==> flow/design.v <==
`timescale 1ns / 1ps
module awstm(
        pps,
        tevt,
        evt,
        rst_n,
        clk
    );
    input pps;
    input [31:0] tevt;
    output [31:0] evt;
    input rst_n;
    input clk;
    reg r_pps, r_awspps;
    reg [26:0] r_tcyc;       
    reg [26:0] r_td;         
    reg [30:0] r_awstm;      
    reg [30:0] r_tmev_next;  
    reg [31:0] r_set_tmev;  
    reg [10:0] r_tcor;       
    reg [10:0] r_tcor_max;   
    reg r_pps_lock;          
    wire evt_pps;            
    parameter [26:0] p_cyc_per_sec  = 27'd9_999;   
    parameter [26:0] p_pps_to       = 27'd14_999;  
    parameter [30:0] p_awstm_max    = 31'd99_999;   
    assign evt = r_set_tmev;
    assign evt_pps = pps & ~r_pps;
    wire [26:0] td_abs;
    wire [25:0] tmp1_td_abs;
    wire [25:0] tmp2_td_abs;
    wire [10:0] tmp_tcor_max;
    assign td_abs = (r_td[26] ? (~r_td + 17'd1): r_td);
    genvar i;
    assign tmp1_td_abs[25] = td_abs[25];  
    generate 
        for(i = 24; i >= 0; i=i-1) begin :g_tmp1_td_abs
            assign tmp1_td_abs[i] = td_abs[i+1] | td_abs[i];  
        end 
    endgenerate
    assign tmp2_td_abs[25] = tmp1_td_abs[25];
    generate
        for(i = 24; i >= 0; i=i-1) begin: g_tmp2_td_abs
            assign tmp2_td_abs[i] = tmp1_td_abs[i+1] ^ tmp1_td_abs[i];
        end
    endgenerate
    assign tmp_tcor_max[2:0] = 3'b000;
    generate 
        for(i = 0; i < 7; i=i+1) begin: g_tmp_tcor_max
            assign tmp_tcor_max[i+3] = tmp2_td_abs[25-i]; 
        end
    endgenerate
    assign tmp_tcor_max[10] = (tmp1_td_abs[20] & !tmp2_td_abs[20] ? 1'b0 : 1'b1); 
    always @(posedge clk or negedge rst_n) begin
        if(rst_n == 1'b0) begin
            r_pps <= 1'b0;
            r_awspps <= 1'b0;
            r_pps_lock <= 1'b0;
            r_tcyc <= 27'd0;
            r_td <= 27'd0;
            r_tcor <= 11'd0;
            r_tcor_max <= 11'd1024;
            r_awstm <= 31'd0;
            r_tmev_next <= 31'd0;
            r_set_tmev <= 32'd0;
        end else begin
            r_pps <= pps;
            r_tcyc <= r_tcyc + 1;
            r_tcor_max <= tmp_tcor_max;
            if(r_tcor >= r_tcor_max) begin
                r_tcor <= 10'd0;
            end else begin
                r_tcor <= r_tcor + 1;
            end
            if(r_tcyc == p_cyc_per_sec) begin
                r_awspps <= 1'b1;
            end else begin
                r_awspps <= 1'b0;
            end
            if(evt_pps) begin
                r_pps_lock <= 1'b1;
                r_tcyc <= 27'd0;
                r_td <= r_td + p_cyc_per_sec + ~r_tcyc + 27'd1;
            end else begin
                if(r_tcyc == p_pps_to) begin  
                    r_pps_lock <= 1'b0;
                    r_tcyc <= (p_pps_to - p_cyc_per_sec);     
                end                
            end
            if(r_awstm >= p_awstm_max) begin
                r_awstm <= 31'd0;
            end else begin
                if(r_tcor == r_tcor_max) begin
                    if(r_td[26]) begin  
                        r_awstm <= r_awstm;
                        r_td <= r_td + 27'd1;
                    end else begin  
                        r_awstm <= r_awstm + 31'd2;
                        r_td <= r_td - 27'd1;
                    end
                end else begin
                    r_awstm <= r_awstm + 31'd1;
                end
            end
            if(r_tmev_next == r_awstm || (r_tmev_next + 31'd1) == r_awstm) begin
                r_set_tmev <= {r_pps_lock, r_awstm};
                r_tmev_next <= r_tmev_next + tevt;
            end
            if(r_tmev_next > p_awstm_max) begin
                r_tmev_next <= r_tmev_next + ~p_awstm_max + 31'd1;
            end             
        end
    end
endmodule
# Reports on awstm
# The steps from the RTL of awstm to its reports follow in flow order.
# Line numbers count from 1 in the design file above.
# Library cell names are shortened.
# The mark n/a stands for no value.
dict set report inputs {
  top_module {awstm}
  clk_port {clk}
  lib {sky130hd}
  corner {tt_025C_1v80}
}

# Word level
# Yosys after proc, flatten, opt, wreduce and memory -nomap, before mapping. Memory bits, and registers merged into a memory's read port (data or address), are not among the register bits. Print and check cells are not counted. Equal cells are merged and count once.
dict set report word_totals {
  regBits 169
  in_bits 35
  output_inout_bits 32
  elab_cells 68
}
dict set report classes {
  add_sub_neg 14
  n_cmp 3
  eq_ne 5
  muxes 16
  n_logic 17
  reduce_logical 4
}
# cell count
set ops {}
lappend ops {{27-bit 2-to-1 mux} 6}
lappend ops {{31-bit 2-to-1 mux} 5}
lappend ops {{31-bit by 1-bit adder with 31-bit output with constant B} 3}
lappend ops {{27-bit by 1-bit adder with 27-bit output with constant B} 3}
lappend ops {{31-bit equality test} 2}
lappend ops {{31-bit by 17-bit >= comparator with 1-bit output with constant B} 1}
lappend ops {{31-bit by 17-bit greater-than comparator with 1-bit output with constant B} 1}
lappend ops {{31-bit by 2-bit adder with 31-bit output with constant B} 1}
lappend ops {{31-bit adder} 1}
lappend ops {{31-bit adder with constant B} 1}
lappend ops {{27-bit by 1-bit subtractor with 27-bit output with constant B} 1}
lappend ops {{27-bit by 14-bit adder with 27-bit output with constant B} 1}
lappend ops {{27-bit by 14-bit equality test with 1-bit output with constant B} 1}
lappend ops {{27-bit adder} 1}
lappend ops {{27-bit NOT} 1}
lappend ops {{26-bit by 1-bit adder with 26-bit output with constant B} 1}
lappend ops {{26-bit NOT} 1}
lappend ops {{26-bit 2-to-1 mux} 1}
lappend ops {{11-bit by 1-bit adder with 11-bit output with constant B} 1}
lappend ops {{11-bit >= comparator} 1}
lappend ops {{11-bit equality test} 1}
lappend ops {{11-bit 2-to-1 mux} 1}
lappend ops {{1-bit OR} 6}
lappend ops {{1-bit bitwise XOR} 6}
lappend ops {{2-bit nonzero test} 2}
lappend ops {{3-bit inequality test with constant B} 1}
lappend ops {{1-bit 2-to-1 mux} 3}
lappend ops {{1-bit AND} 2}
# Other operator kinds: 3; their cells: 3.

# Longest topological paths
# Depth = most cells in a row (Yosys ltp): at word level without a register or memory, in the mapped netlist without a sequential cell, where the memories' decode and read muxes count.
dict set report depth {
  depth_word 8
  abc_area 0
  depth_mapped 15
}

# Netlist
# Source: synth_stat.txt of the flow (Yosys; design flattened, memories mapped). It holds for the ABC_AREA given above (unset counts as 0); a run with the other value may have another netlist.
# type count
set types {}
lappend types {dfrtp_1 168}
lappend types {ha_1 121}
lappend types {xnor2_1 103}
lappend types {xor2_1 81}
lappend types {a21oi_1 117}
lappend types {nor2_1 142}
lappend types {nand2_1 120}
lappend types {mux2_4 25}
lappend types {o21ai_0 69}
lappend types {nand3_1 62}
lappend types {inv_1 78}
lappend types {a21o_1 34}
lappend types {nand4_1 40}
lappend types {a211oi_1 29}
lappend types {nor3_1 39}
lappend types {clkbuf_1 46}
lappend types {nor4_1 24}
lappend types {and3_1 20}
# Other cell types: 62; their cells: 269.
dict set report synth_totals {
  stdcells 1587
  mapped_area_um2 13724.4
  flip_flops 169
}

# Path before layout
# Source: OpenSTA report_checks on the synthesized netlist (no wires, ideal clock, input and output delay 20% of the period each), path of least setup slack; recovery checks are left aside. Register names are those of the netlist, which keeps one name where synthesis merged equal registers.
dict set report synth_timing {
  path_type {register to register}
  startpoint {register r_td[26]}
  endpoint {register r_td[25]}
  tclk_ns 6.0
  arrival_ns 3.471
  required_ns 5.859
  path_slack_ns 2.388
  path_delay_ns 3.612
  stages 13
  synth_period_reached_ns 3.612
}
# "path_delay_ns" is the arrival time less input delay plus setup time.
# "stages" counts driving pins, that of a launching flip-flop among them; a cell with two outputs on the path counts twice.
# "synth_period_reached_ns" is the clock period less the worst setup slack; recovery checks do not enter. This is arithmetic on one report: input and output delays are still those of the set period (20% each).
# Between the ends stands the longest chain of elaborated cells between them, by number of cells; it is not shown to be the way that was timed. Of several equally long chains one is given.
# A line is the first line of the expression or statement that the cell stems from. Yosys adds cells for indexed reads and writes and turns some case tables into memories.
# At most two assigning lines are given for a register; there are more.
dict set report synth_between {
  path_cell_list {dfrtp_1 > clkbuf_1 > inv_1 > ha_1 > a2111oi_0 > o21a_1 > o311ai_1 > a211oi_1 > o21ai_1 > a21o_1 > a2111oi_0 > a41o_1 > a221oi_1}
  elab_chain_len 3
  cone_cells 3
  lines_between 3
}
# element line
set synth_lines {}
lappend synth_lines {{start, declared} 16} ;# reg [26:0] r_td;
lappend synth_lines {{start, assigned} 83} ;# r_td <= r_td + p_cyc_per_sec + ~r_tcyc + 27'd1;
lappend synth_lines {{start, assigned} 96} ;# r_td <= r_td + 27'd1;
lappend synth_lines {{27-bit 2-to-1 mux} 94} ;# if(r_td[26]) begin
lappend synth_lines {{27-bit 2-to-1 mux} 93} ;# if(r_tcor == r_tcor_max) begin
lappend synth_lines {{27-bit 2-to-1 mux} 90} ;# if(r_awstm >= p_awstm_max) begin
lappend synth_lines {{end, assigned} 83}
lappend synth_lines {{end, assigned} 96}
lappend synth_lines {{end, declared} 16}

# Timing after layout
# Path of least setup slack in the final report of job 1 (OpenROAD, finished layout, wires in). Where an end is a register, its clock arrival counts in the times.
dict set report layout_timing {
  path_type {register to register}
  startpoint {register r_tmev_next[1]}
  endpoint {register r_tmev_next[4]}
  tclk_ns 4.27
  arrival_ns 4.12
  required_ns 4.56
  path_slack_ns 0.44
  stages 12
}
# Between the ends stands the longest chain of elaborated cells between them, by number of cells; it is not shown to be the way that was timed. Of several equally long chains one is given.
# At most two assigning lines are given for a register; there are more.
dict set report layout_between {
  path_cell_list {dfrtp_1 > ha_1 > nand4_1 > nor4_4 > nand2_1 > xor2_1 > o31a_1 > o31ai_1 > a41oi_4 > buf_4 > nor2_4 > a221oi_1}
  elab_chain_len 5
  cone_cells 11
  lines_between 4
}
# element line
set layout_lines {}
lappend layout_lines {{start, declared} 18} ;# reg [30:0] r_tmev_next;
lappend layout_lines {{start, assigned} 107} ;# r_tmev_next <= r_tmev_next + tevt;
lappend layout_lines {{start, assigned} 110} ;# r_tmev_next <= r_tmev_next + ~p_awstm_max + 31'd1;
lappend layout_lines {{31-bit by 1-bit adder with 31-bit output} 105} ;# if(r_tmev_next == r_awstm || (r_tmev_next + 31'd1) == r_awstm) begin
lappend layout_lines {{31-bit equality test} 105}
lappend layout_lines {{1-bit logical OR} 105}
lappend layout_lines {{31-bit 2-to-1 mux} 105}
lappend layout_lines {{31-bit 2-to-1 mux} 109} ;# if(r_tmev_next > p_awstm_max) begin
lappend layout_lines {{end, assigned} 107}
lappend layout_lines {{end, assigned} 110}
lappend layout_lines {{end, declared} 18}

Subject: flow runs of awstm

Hi,

4 stored runs of awstm in the flow (synthesis by Yosys, layout by OpenROAD, sky130hd cells), in arbitrary order. Constraints: input delay and output delay 20% of the set period each, output load 0.01 pF.
"period_less_ws_ns": clock period set for the run, less the worst setup slack. It is reckoned from that one timing run; input and output delays stay at 20% of the period that was set.
"worst_path_ns" means the part of the period allowed to the worst setup path (the constraints hold back 20% at inputs and 20% at outputs) less its slack; where the path has registers, the arrival times of their clocks count too.
"power_total_mw" rests on the timing tool's default activity at the inputs, not on a simulated workload.

# job 1
==> flow/run.sh <==
#!/bin/bash
# the make line also repeats the synthesis and layout settings of config.mk as NAME=value (left out here)
make -C /OpenROAD-flow-scripts/flow DESIGN_CONFIG=/design/flow/config.mk WORK_HOME=/design/flow/orfs CLKGATE_MAP_FILE= finish
==> flow/config.mk <==
export PLATFORM = sky130hd
export DESIGN_NAME = awstm
export DESIGN_NICKNAME = awstm
export VERILOG_FILES = /design/flow/design.v
export SDC_FILE = /design/flow/constraint.sdc
export NUM_CORES = 4
export LEC_CHECK = 0
export CAP_MARGIN = 20
export CORE_MARGIN = 2
export CORE_UTILIZATION = 27
export PLACE_DENSITY = 0.6
export SLEW_MARGIN = 20
==> flow/constraint.sdc <==
create_clock -name core_clock -period 4.27 [get_ports {clk}]
set_input_delay 0.8540 -clock core_clock [delete_from_list [all_inputs] [get_ports {clk}]]
set_output_delay 0.8540 -clock core_clock [all_outputs]
set_load 0.01 [all_outputs]

==> job 1: results <==
finalCellArea_um2=15821.4
worst_path_ns=3.83
timing.worst_path_kind="register to register"
synthArea_um2=13724.4
die_footprint_um2=52649.6
power_total_mw=10.703
tns_setup_ns=0.000
layout_utilization_pct=31.5
period_less_ws_ns=3.830
final_setup_ws_ns=0.440

# job 2
==> flow/run.sh <==
#!/bin/bash
# the make line also repeats the synthesis and layout settings of config.mk as NAME=value (left out here)
make -C /OpenROAD-flow-scripts/flow DESIGN_CONFIG=/design/flow/config.mk WORK_HOME=/design/flow/orfs CLKGATE_MAP_FILE= finish
==> flow/config.mk <==
export PLATFORM = sky130hd
export DESIGN_NAME = awstm
export DESIGN_NICKNAME = awstm
export VERILOG_FILES = /design/flow/design.v
export SDC_FILE = /design/flow/constraint.sdc
export NUM_CORES = 4
export LEC_CHECK = 0
export ABC_AREA = 0
export CAP_MARGIN = 20
export CELL_PAD_IN_SITES_DETAIL_PLACEMENT = 2
export CELL_PAD_IN_SITES_GLOBAL_PLACEMENT = 0
export CORE_ASPECT_RATIO = 1.42
export CORE_MARGIN = 10
export CORE_UTILIZATION = 42
export CTS_CLUSTER_SIZE = 11
export GPL_ROUTABILITY_DRIVEN = 0
export GPL_TIMING_DRIVEN = 0
export HOLD_SLACK_MARGIN = 0.01
export MIN_ROUTING_LAYER = met1
export PLACE_DENSITY_LB_ADDON = 0.22
export SLEW_MARGIN = 10
export TNS_END_PERCENT = 85
==> flow/constraint.sdc <==
create_clock -name core_clock -period 2.52 [get_ports {clk}]
set_input_delay 0.5040 -clock core_clock [delete_from_list [all_inputs] [get_ports {clk}]]
set_output_delay 0.5040 -clock core_clock [all_outputs]
set_load 0.01 [all_outputs]

==> job 2: results <==
outcome="no results, clock tree synthesis failed with DPL-0033"

# job 3
==> flow/run.sh <==
#!/bin/bash
# the make line also repeats the synthesis and layout settings of config.mk as NAME=value (left out here)
make -C /OpenROAD-flow-scripts/flow DESIGN_CONFIG=/design/flow/config.mk WORK_HOME=/design/flow/orfs CLKGATE_MAP_FILE= finish
==> flow/config.mk <==
export PLATFORM = sky130hd
export DESIGN_NAME = awstm
export DESIGN_NICKNAME = awstm
export VERILOG_FILES = /design/flow/design.v
export SDC_FILE = /design/flow/constraint.sdc
export NUM_CORES = 4
export LEC_CHECK = 0
export ABC_AREA = 1
export CAP_MARGIN = 20
export CELL_PAD_IN_SITES_DETAIL_PLACEMENT = 2
export CELL_PAD_IN_SITES_GLOBAL_PLACEMENT = 0
export CORE_ASPECT_RATIO = 1.56
export CORE_MARGIN = 7
export CORE_UTILIZATION = 43
export CTS_CLUSTER_DIAMETER = 326
export GPL_TIMING_DRIVEN = 0
export MAX_ROUTING_LAYER = met5
export SLEW_MARGIN = 0
export TNS_END_PERCENT = 30
==> flow/constraint.sdc <==
create_clock -name core_clock -period 7.32 [get_ports {clk}]
set_input_delay 1.4640 -clock core_clock [delete_from_list [all_inputs] [get_ports {clk}]]
set_output_delay 1.4640 -clock core_clock [all_outputs]
set_load 0.01 [all_outputs]

==> job 3: results <==
outcome="no results, placement failed with DPL-0033"

# job 4
==> flow/run.sh <==
#!/bin/bash
# the make line also repeats the synthesis and layout settings of config.mk as NAME=value (left out here)
make -C /OpenROAD-flow-scripts/flow DESIGN_CONFIG=/design/flow/config.mk WORK_HOME=/design/flow/orfs CLKGATE_MAP_FILE= finish
==> flow/config.mk <==
export PLATFORM = sky130hd
export DESIGN_NAME = awstm
export DESIGN_NICKNAME = awstm
export VERILOG_FILES = /design/flow/design.v
export SDC_FILE = /design/flow/constraint.sdc
export NUM_CORES = 4
export LEC_CHECK = 0
export ABC_AREA = 1
export CAP_MARGIN = 20
export CELL_PAD_IN_SITES_DETAIL_PLACEMENT = 2
export CELL_PAD_IN_SITES_GLOBAL_PLACEMENT = 0
export CORE_MARGIN = 7
export CORE_UTILIZATION = 43
export CTS_CLUSTER_DIAMETER = 326
export GPL_TIMING_DRIVEN = 0
export MAX_ROUTING_LAYER = met4
export SLEW_MARGIN = 0
export TNS_END_PERCENT = 30
==> flow/constraint.sdc <==
create_clock -name core_clock -period 4.35 [get_ports {clk}]
set_input_delay 0.8700 -clock core_clock [delete_from_list [all_inputs] [get_ports {clk}]]
set_output_delay 0.8700 -clock core_clock [all_outputs]
set_load 0.01 [all_outputs]

==> job 4: results <==
outcome="no results, placement failed with DPL-0033"

Regards
